==> flow/design.v <==
module cordic(
    input signed [29:0] i_angle,
    input i_clk,
    input i_rst,
    input i_start,
    output signed [29:0] o_sin,
    output signed [29:0] o_cos,
    output o_done
);
localparam WD_EXT = 28;
localparam WD_INT = 62;
localparam START_VAL = 64'h26dd3b6a10d79a00;
localparam max_i = 8'd62;
reg signed [WD_INT+1:0] x;
reg signed [WD_INT+1:0] y; 
reg signed [WD_INT+1:0] z; 
reg signed [WD_INT+1:0] angle;
reg done;
assign o_done = done;
assign o_sin = y[(WD_INT+1):(WD_INT-WD_EXT)];
assign o_cos = x[(WD_INT+1):(WD_INT-WD_EXT)];
reg [7:0] i;
reg [7:0] state;
localparam 
    s_rst = 8'b0,
    s_work = 8'b1;
wire [WD_INT+1:0] atan [WD_INT:0];
assign atan[0] = 	63'h3243f6a8885a3000;
assign atan[1] = 	63'h1dac670561bb4f00;
assign atan[2] = 	63'hfadbafc96406e80;
assign atan[3] = 	63'h7f56ea6ab0bdb80;
assign atan[4] = 	63'h3feab76e59fbd40;
assign atan[5] = 	63'h1ffd55bba976250;
assign atan[6] = 	63'hfffaaadddb94d8;
assign atan[7] = 	63'h7fff5556eeea5c;
assign atan[8] = 	63'h3fffeaaab7776e;
assign atan[9] = 	63'h1ffffd5555bbbc;
assign atan[10] = 	63'hfffffaaaaadde;
assign atan[11] = 	63'h7fffff555556e;
assign atan[12] = 	63'h3fffffeaaaaaa;
assign atan[13] = 	63'h1ffffffd55554;
assign atan[14] = 	63'hfffffffaaaaa;
assign atan[15] = 	63'h7fffffff5554;
assign atan[16] = 	63'h3fffffffeaaa;
assign atan[17] = 	63'h1ffffffffd54;
assign atan[18] = 	63'hfffffffffaa;
assign atan[19] = 	63'h7fffffffff4;
assign atan[20] = 	63'h3fffffffffe;
assign atan[21] = 	63'h1fffffffffe;
assign atan[22] = 	63'hfffffffffe;
assign atan[23] = 	63'h7ffffffffe;
assign atan[24] = 	63'h3ffffffffe;
assign atan[25] = 	63'h1ffffffffe;
assign atan[26] = 	63'hffffffffe;
assign atan[27] = 	63'h800000000;
assign atan[28] = 	63'h400000000;
assign atan[29] = 	63'h200000000;
assign atan[30] = 	63'h100000000;
assign atan[31] = 	63'h80000000;
assign atan[32] = 	63'h40000000;
assign atan[33] = 	63'h20000000;
assign atan[34] = 	63'h10000000;
assign atan[35] = 	63'h8000000;
assign atan[36] = 	63'h4000000;
assign atan[37] = 	63'h2000000;
assign atan[38] = 	63'h1000000;
assign atan[39] = 	63'h800000;
assign atan[40] = 	63'h400000;
assign atan[41] = 	63'h200000;
assign atan[42] = 	63'h100000;
assign atan[43] = 	63'h80000;
assign atan[44] = 	63'h40000;
assign atan[45] = 	63'h20000;
assign atan[46] = 	63'h10000;
assign atan[47] = 	63'h8000;
assign atan[48] = 	63'h4000;
assign atan[49] = 	63'h2000;
assign atan[50] = 	63'h1000;
assign atan[51] = 	63'h800;
assign atan[52] = 	63'h400;
assign atan[53] = 	63'h200;
assign atan[54] = 	63'h100;
assign atan[55] = 	63'h80;
assign atan[56] = 	63'h40;
assign atan[57] = 	63'h20;
assign atan[58] = 	63'h10;
assign atan[59] = 	63'h8;
assign atan[60] = 	63'h4;
assign atan[61] = 	63'h2;
assign atan[62] = 	63'h1;
always @(posedge i_clk) begin
    if(i_rst) begin
        x <= 0;
        y <= 0;
        done <= 0;
        i <= 0;
        state <= s_rst;
    end
    else begin
        case (state)
            s_rst: begin
                if(i_start) begin
                    angle <= i_angle <<< (WD_INT-WD_EXT);
                    state <= s_work;
                    i <= 0;
                    x <= START_VAL;
                    y <= 0;
                    z <= 0;
                    done <= 0;
                end
            end
            s_work: begin
                if (z<=angle) begin
                    z <= z + atan[i];
                    x <= x - (y>>>i);
                    y <= y + (x>>>i);
                end
                else begin
                    z <= z - atan[i];
                    x <= x + (y>>>i);
                    y <= y - (x>>>i);
                end
                i <= i+1;
                if(i == max_i) begin
                    done <= 1'b1;
                    state <= s_rst;
                end
            end
        endcase
    end
end
endmodule
Memo
Re: synthesis data of cordic

[From RTL to reports: cordic]
Each step is given for the RTL above and for the edited RTL.
Lines under "unedited" count in the file above, lines under "edited" in the edited file.
"difference" is "edited" less "unedited", of the values as shown; "rel. change" is that difference over "unedited", in percent.
Operators carry their Yosys type and port widths (W data, S select, Z words).
Library cell names are shortened.
The mark - stands for no value.
Design
  top: cordic
  clock input: i_clk
  library: sky130hd
  corner: tt_025C_1v80

[The edit]
The edit as a unified diff against the file above.
The edit is scripted: it alters the design's behaviour and was not made to optimise anything.
begin of diff
@@ -113,5 +113,5 @@
                 if (z<=angle) begin
                     z <= z + atan[i];
-                    x <= x - (y>>>i);
+                    x <= x + (y>>>i);
                     y <= y + (x>>>i);
                 end
end of diff

[After elaboration]
Counts by Yosys on the flattened word-level netlist (proc, flatten, opt, wreduce; memories kept). Register bits leave out memories and registers merged into their read ports (data or address). Print and check cells are left out. Cells with the same type and inputs are merged into one.
Operators by class
  $add $sub $neg: unedited 7, edited 6, difference -1, rel. change -14.29%
  $lt $le $gt $ge: unedited 1, edited 1, difference 0, rel. change 0.00%
  eq/ne operators: unedited 66, edited 66, difference 0, rel. change 0.00%
  shift operators: unedited 2, edited 2, difference 0, rel. change 0.00%
  multiplexer cells: unedited 23, edited 22, difference -1, rel. change -4.35%
  bitwise logic cells: unedited 1, edited 1, difference 0, rel. change 0.00%
  reductions and logical operators: unedited 7, edited 7, difference 0, rel. change 0.00%
Operator list
  $mux W64: unedited 11, edited 10, difference -1, rel. change -9.09%
  $sub A64 B64 Y64: unedited 3, edited 2, difference -1, rel. change -33.33%
Operator kinds equal on both sides are left out: 25.
Word-level totals
  bits in registers: unedited 239, edited 239, difference 0, rel. change 0.00%
  input port bits: unedited 33, edited 33, difference 0, rel. change 0.00%
  output and inout port bits: unedited 61, edited 61, difference 0, rel. change 0.00%
  cells after elaboration: unedited 114, edited 112, difference -2, rel. change -1.75%

[Logic depth]
Yosys ltp: most cells in a row. Word level: on the elaborated netlist, between registers, memories and ports. Mapped: between sequential cells and ports; inverters and the memories' decode and read muxes count.
Logic depth
  depth in word-level cells: unedited 8, edited 8, difference 0, rel. change 0.00%
  ABC_AREA: unedited 0, edited 0
  depth in mapped cells: unedited 39, edited 38, difference -1, rel. change -2.56%
  depth with buffers taken out: unedited 31, edited 32, difference +1, rel. change +3.23%

[Netlist]
Yosys stat after the flow's synthesis: flattened, memories mapped to cells. It holds for the ABC_AREA given above (unset counts as 0); a run with the other value may have another netlist.
Mapped netlist
  cells in the netlist: unedited 4699, edited 4436, difference -263, rel. change -5.60%
  mapped area (um^2): unedited 34569.4, edited 32835.2, difference -1734.2, rel. change -5.02%
  sequential part of the area (um^2): unedited 5605.4, edited 5605.4, difference 0.0, rel. change 0.00%
  flip-flops: unedited 233, edited 233, difference 0, rel. change 0.00%
  buffers: unedited 344, edited 357, difference +13, rel. change +3.78%
Cells by type
  mux2i_1: unedited 88, edited 222, difference +134, rel. change +152.27%
  o22ai_1: unedited 108, edited 19, difference -89, rel. change -82.41%
  nor3_1: unedited 151, edited 75, difference -76, rel. change -50.33%
  o21ai_0: unedited 296, edited 365, difference +69, rel. change +23.31%
  nor2_1: unedited 534, edited 482, difference -52, rel. change -9.74%
  clkbuf_1: unedited 164, edited 209, difference +45, rel. change +27.44%
  xor2_1: unedited 151, edited 108, difference -43, rel. change -28.48%
  nor4_1: unedited 52, edited 22, difference -30, rel. change -57.69%
  nand2_1: unedited 411, edited 382, difference -29, rel. change -7.06%
  xnor2_1: unedited 198, edited 177, difference -21, rel. change -10.61%
  a21o_1: unedited 134, edited 115, difference -19, rel. change -14.18%
  buf_2: unedited 53, edited 38, difference -15, rel. change -28.30%
  a2111oi_0: unedited 21, edited 7, difference -14, rel. change -66.67%
  buf_6: unedited 18, edited 4, difference -14, rel. change -77.78%
  and3_1: unedited 49, edited 38, difference -11, rel. change -22.45%
  o211ai_1: unedited 39, edited 28, difference -11, rel. change -28.21%
  nand2b_1: unedited 47, edited 57, difference +10, rel. change +21.28%
  o21bai_1: unedited 36, edited 26, difference -10, rel. change -27.78%
Cell types equal on both sides are left out: 13.
The list need not be complete.

[Timing after synthesis]
OpenSTA on the mapped netlist: ideal clock, no wires. The path of least setup slack (recovery checks aside). Input and output delay are each 20% of the period. Register names are those of the netlist, which keeps one name where synthesis merged equal registers.
Path after synthesis
  path type: unedited register to register, edited register to register
  start point: unedited reg i[0], edited reg i[1]
  end point: unedited reg z[56], edited reg z[63]
  period (ns): unedited 11.0, edited 11.0, difference 0.0, rel. change 0.00%
  library setup time (ns): unedited 0.266, edited 0.255, difference -0.011
  time at the first pin (ns): unedited 0.000, edited 0.000, difference 0.000
  arrival (ns): unedited 7.474, edited 7.927, difference +0.453, rel. change +6.06%
  required time (ns): unedited 10.734, edited 10.745, difference +0.011, rel. change +0.10%
  slack (ns): unedited 3.260, edited 2.818, difference -0.442
  path delay (ns): unedited 7.740, edited 8.182, difference +0.442, rel. change +5.71%
  stages: unedited 37, edited 38, difference +1, rel. change +2.70%
  buffers on the path: unedited 7, edited 6, difference -1, rel. change -14.29%
  period reached after synthesis (ns): unedited 7.74, edited 8.182, difference +0.442, rel. change +5.71%
"path delay" = arrival - input delay + setup time.
"stages" counts driving pins, that of a launching flip-flop among them; a cell with two outputs on the path counts twice.
"period reached after synthesis" is the clock period less the worst setup slack; recovery checks do not enter. This is arithmetic on one report: input and output delays are still those of the set period (20% each).
The rows between start and end are the longest chain of elaborated cells between them; the timing report does not say that the signal goes this way. Where chains are equally long, one stands for them.
Each line given opens the expression or statement behind the cell; cells for indexed reads and writes are added by Yosys, which also makes memories of some case tables.
At most two assigning lines are given for a register; there are more.
Between the ends, after synthesis, unedited
  cell sequence: dfxtp_1 buf_6 buf_8 buf_8 buf_8 buf_6 buf_6 buf_8 inv_1 ha_1 or2_2 nand3_1 nand2_1 a2111oi_0 and4b_1 and3_1 nand3_1 nor3_1 and2_1 nand2_1 o21ai_0 xnor2_1 ha_1 a21o_1 a21o_1 a31oi_1 o211ai_1 a21o_1 a221oi_1 a41oi_1 a21oi_1 o21ai_0 a211o_1 a31o_2 a221oi_1 xor2_1 nor2_1
  length of the longest elaborated chain: 8
  elaborated cells on any way between the ends: 74
  classes of those cells: 2 x add/sub; 62 x eq/ne; 9 x mux; 1 x reduce/logical
RTL lines, path after synthesis, unedited
  start: declaration: line 22  | reg [7:0] i;
  start: assignment: line 96  | i <= 0;
  start: assignment: line 123  | i <= i+1;
  $eq A6 B6 Y1: line 119  | z <= z - atan[i];
  $pmux W64 S63: line 119
  $mux W64: line 113  | if (z<=angle) begin
  $mux W64: line 100  | case (state)
  $mux W64: line 92  | if(i_rst) begin
  $sub A64 B64 Y64: line 119
  $mux W64: line 113
  $pmux W64 S2: line 100
  end: assignment: line 114  | z <= z + atan[i];
  end: assignment: line 119
  end: declaration: line 16  | reg signed [WD_INT+1:0] z;
Between the ends, after synthesis, edited
  cell sequence: dfxtp_1 buf_2 buf_2 inv_1 clkbuf_1 clkbuf_1 clkbuf_1 ha_1 clkbuf_1 or3b_2 a21oi_1 a31oi_1 a21oi_1 or4b_1 and3_1 o2111ai_1 or3_1 a2111o_1 [2 not listed] nor3_4 nor2_1 xnor2_1 ha_1 a21o_1 a21o_1 a221oi_1 o21ai_0 a31oi_1 a21boi_0 nor2_1 a21oi_1 and4_1 o21ai_0 a221oi_1 a211o_1 xnor2_1 and2_1
  length of the longest elaborated chain: 8
  elaborated cells on any way between the ends: 74
  classes of those cells: 2 x add/sub; 62 x eq/ne; 9 x mux; 1 x reduce/logical
RTL lines, path after synthesis, edited
  start: declaration: line 22  | reg [7:0] i;
  start: assignment: line 96  | i <= 0;
  start: assignment: line 123  | i <= i+1;
  $eq A6 B6 Y1: line 119  | z <= z - atan[i];
  $pmux W64 S63: line 119
  $mux W64: line 113  | if (z<=angle) begin
  $mux W64: line 100  | case (state)
  $mux W64: line 92  | if(i_rst) begin
  $sub A64 B64 Y64: line 119
  $mux W64: line 113
  $pmux W64 S2: line 100
  end: assignment: line 114  | z <= z + atan[i];
  end: assignment: line 119
  end: declaration: line 16  | reg signed [WD_INT+1:0] z;

[Path in the finished layout]
Path of least setup slack in the final report of the runs of set A (OpenROAD, finished layout, wires in). Where an end is a register, its clock arrival counts in the times.
Path post-layout
  path type: unedited register to register, edited register to register
  start point: unedited reg i[1], edited reg i[1]
  end point: unedited reg z[56], edited reg z[63]
  period (ns): unedited 11.0, edited 11.0, difference 0.0, rel. change 0.00%
  library setup time (ns): unedited 0.25, edited 0.24, difference -0.01
  time at the first pin (ns): unedited 0.61, edited 0.55, difference -0.06, rel. change -9.84%
  arrival (ns): unedited 10.51, edited 9.47, difference -1.04, rel. change -9.90%
  required time (ns): unedited 11.36, edited 11.31, difference -0.05, rel. change -0.44%
  slack (ns): unedited 0.85, edited 1.83, difference +0.98
  stages: unedited 30, edited 32, difference +2, rel. change +6.67%
  buffers on the path: unedited 0, edited 1, difference +1
The rows between start and end are the longest chain of elaborated cells between them; the timing report does not say that the signal goes this way. Where chains are equally long, one stands for them.
At most two assigning lines are given for a register; there are more.
Between the ends, post-layout, unedited
  cell sequence: dfxtp_2 clkinv_1 ha_1 or2_2 nand3_1 nand2_1 a2111oi_0 and4b_1 and3_1 nand3_1 nor3_1 and2_1 nand2_1 o21ai_0 xnor2_1 ha_1 a21o_1 a21o_1 a31oi_1 o211ai_1 a21o_1 a221oi_1 a41oi_1 a21oi_1 o21ai_0 a211o_1 a31o_2 a221oi_1 xor2_1 nor2_1
  length of the longest elaborated chain: 8
  elaborated cells on any way between the ends: 74
  classes of those cells: 2 x add/sub; 62 x eq/ne; 9 x mux; 1 x reduce/logical
RTL lines, path post-layout, unedited
  start: declaration: line 22  | reg [7:0] i;
  start: assignment: line 96  | i <= 0;
  start: assignment: line 123  | i <= i+1;
  $eq A6 B6 Y1: line 119  | z <= z - atan[i];
  $pmux W64 S63: line 119
  $mux W64: line 113  | if (z<=angle) begin
  $mux W64: line 100  | case (state)
  $mux W64: line 92  | if(i_rst) begin
  $sub A64 B64 Y64: line 119
  $mux W64: line 113
  $pmux W64 S2: line 100
  end: assignment: line 114  | z <= z + atan[i];
  end: assignment: line 119
  end: declaration: line 16  | reg signed [WD_INT+1:0] z;
Between the ends, post-layout, edited
  cell sequence: dfxtp_2 buf_4 ha_1 or3_1 a21boi_1 o2111ai_1 or2_0 or4b_1 and3_1 o2111ai_1 or3_1 a2111o_1 or2_1 or2_1 nor3_4 nor2_1 xnor2_1 ha_1 a21o_1 a21o_1 a221oi_1 o21ai_0 a31oi_1 a21boi_0 nor2_1 a21oi_1 and4_1 o21ai_0 a221oi_1 a211o_1 xnor2_1 and2_1
  length of the longest elaborated chain: 8
  elaborated cells on any way between the ends: 74
  classes of those cells: 2 x add/sub; 62 x eq/ne; 9 x mux; 1 x reduce/logical
RTL lines, path post-layout, edited
  start: declaration: line 22  | reg [7:0] i;
  start: assignment: line 96  | i <= 0;
  start: assignment: line 123  | i <= i+1;
  $eq A6 B6 Y1: line 119  | z <= z - atan[i];
  $pmux W64 S63: line 119
  $mux W64: line 113  | if (z<=angle) begin
  $mux W64: line 100  | case (state)
  $mux W64: line 92  | if(i_rst) begin
  $sub A64 B64 Y64: line 119
  $mux W64: line 113
  $pmux W64 S2: line 100
  end: assignment: line 114  | z <= z + atan[i];
  end: assignment: line 119
  end: declaration: line 16  | reg signed [WD_INT+1:0] z;

[Layout results]
Runs of the flow (Yosys, OpenROAD) on both versions; the two runs of a pair have the same settings. The constraints put input and output delay at 20% of the set period each and load the outputs with 0.01 pF.
Settings, set A
  CORE_UTILIZATION: 40
  period_ns: 11.0
  CAP_MARGIN: 20
  CORE_MARGIN: 2
  SLEW_MARGIN: 20
Final reports, set A
  area of the synthesized netlist (um^2): unedited 34569.4, edited 32835.2, difference -1734.2, rel. change -5.02%
  full die area (um^2): unedited 88792.1, edited 84396.1, difference -4396.0, rel. change -4.95%
  std-cell area (final layout) (um^2): unedited 37418.4, edited 35153.7, difference -2264.7, rel. change -6.05%
  final utilization (%): unedited 43.8, edited 43.0, difference -0.8
  setup slack of the worst path (ns): unedited 0.851, edited 1.835, difference +0.984
  setup TNS (ns): unedited 0.000, edited 0.000, difference 0.000
  final worst hold slack (ns): unedited 0.508, edited 0.494, difference -0.014
  power (mW): unedited 7.018, edited 4.428, difference -2.590, rel. change -36.91%
  period achieved (ns): unedited 10.149, edited 9.165, difference -0.984, rel. change -9.70%
Settings, set B
  CELL_PAD_IN_SITES_DETAIL_PLACEMENT: 1
  CORE_UTILIZATION: 17
  CTS_CLUSTER_SIZE: 100
  MAX_ROUTING_LAYER: met4
  PLACE_DENSITY_LB_ADDON: 0.24
  SLEW_MARGIN: 0
  period_ns: 14.1
  CAP_MARGIN: 20
  CORE_MARGIN: 2
Final reports, set B
  area of the synthesized netlist (um^2): unedited 34569.4, edited 32835.2, difference -1734.2, rel. change -5.02%
  full die area (um^2): unedited 206970.0, edited 196679.0, difference -10291.0, rel. change -4.97%
  std-cell area (final layout) (um^2): unedited 39326.5, edited 37234.5, difference -2092.0, rel. change -5.32%
  final utilization (%): unedited 19.5, edited 19.4, difference -0.1
  setup slack of the worst path (ns): unedited 4.038, edited 4.511, difference +0.473
  setup TNS (ns): unedited 0.000, edited 0.000, difference 0.000
  final worst hold slack (ns): unedited 0.529, edited 0.530, difference +0.001
  power (mW): unedited 5.772, edited 3.658, difference -2.114, rel. change -36.63%
  period achieved (ns): unedited 10.062, edited 9.589, difference -0.473, rel. change -4.70%
By "period achieved" is meant the clock period of the run minus its worst setup slack. This is arithmetic on one report: input and output delays are still those of the set period (20% each).
"power": no workload was simulated; the value follows from the tool's default switching activity.
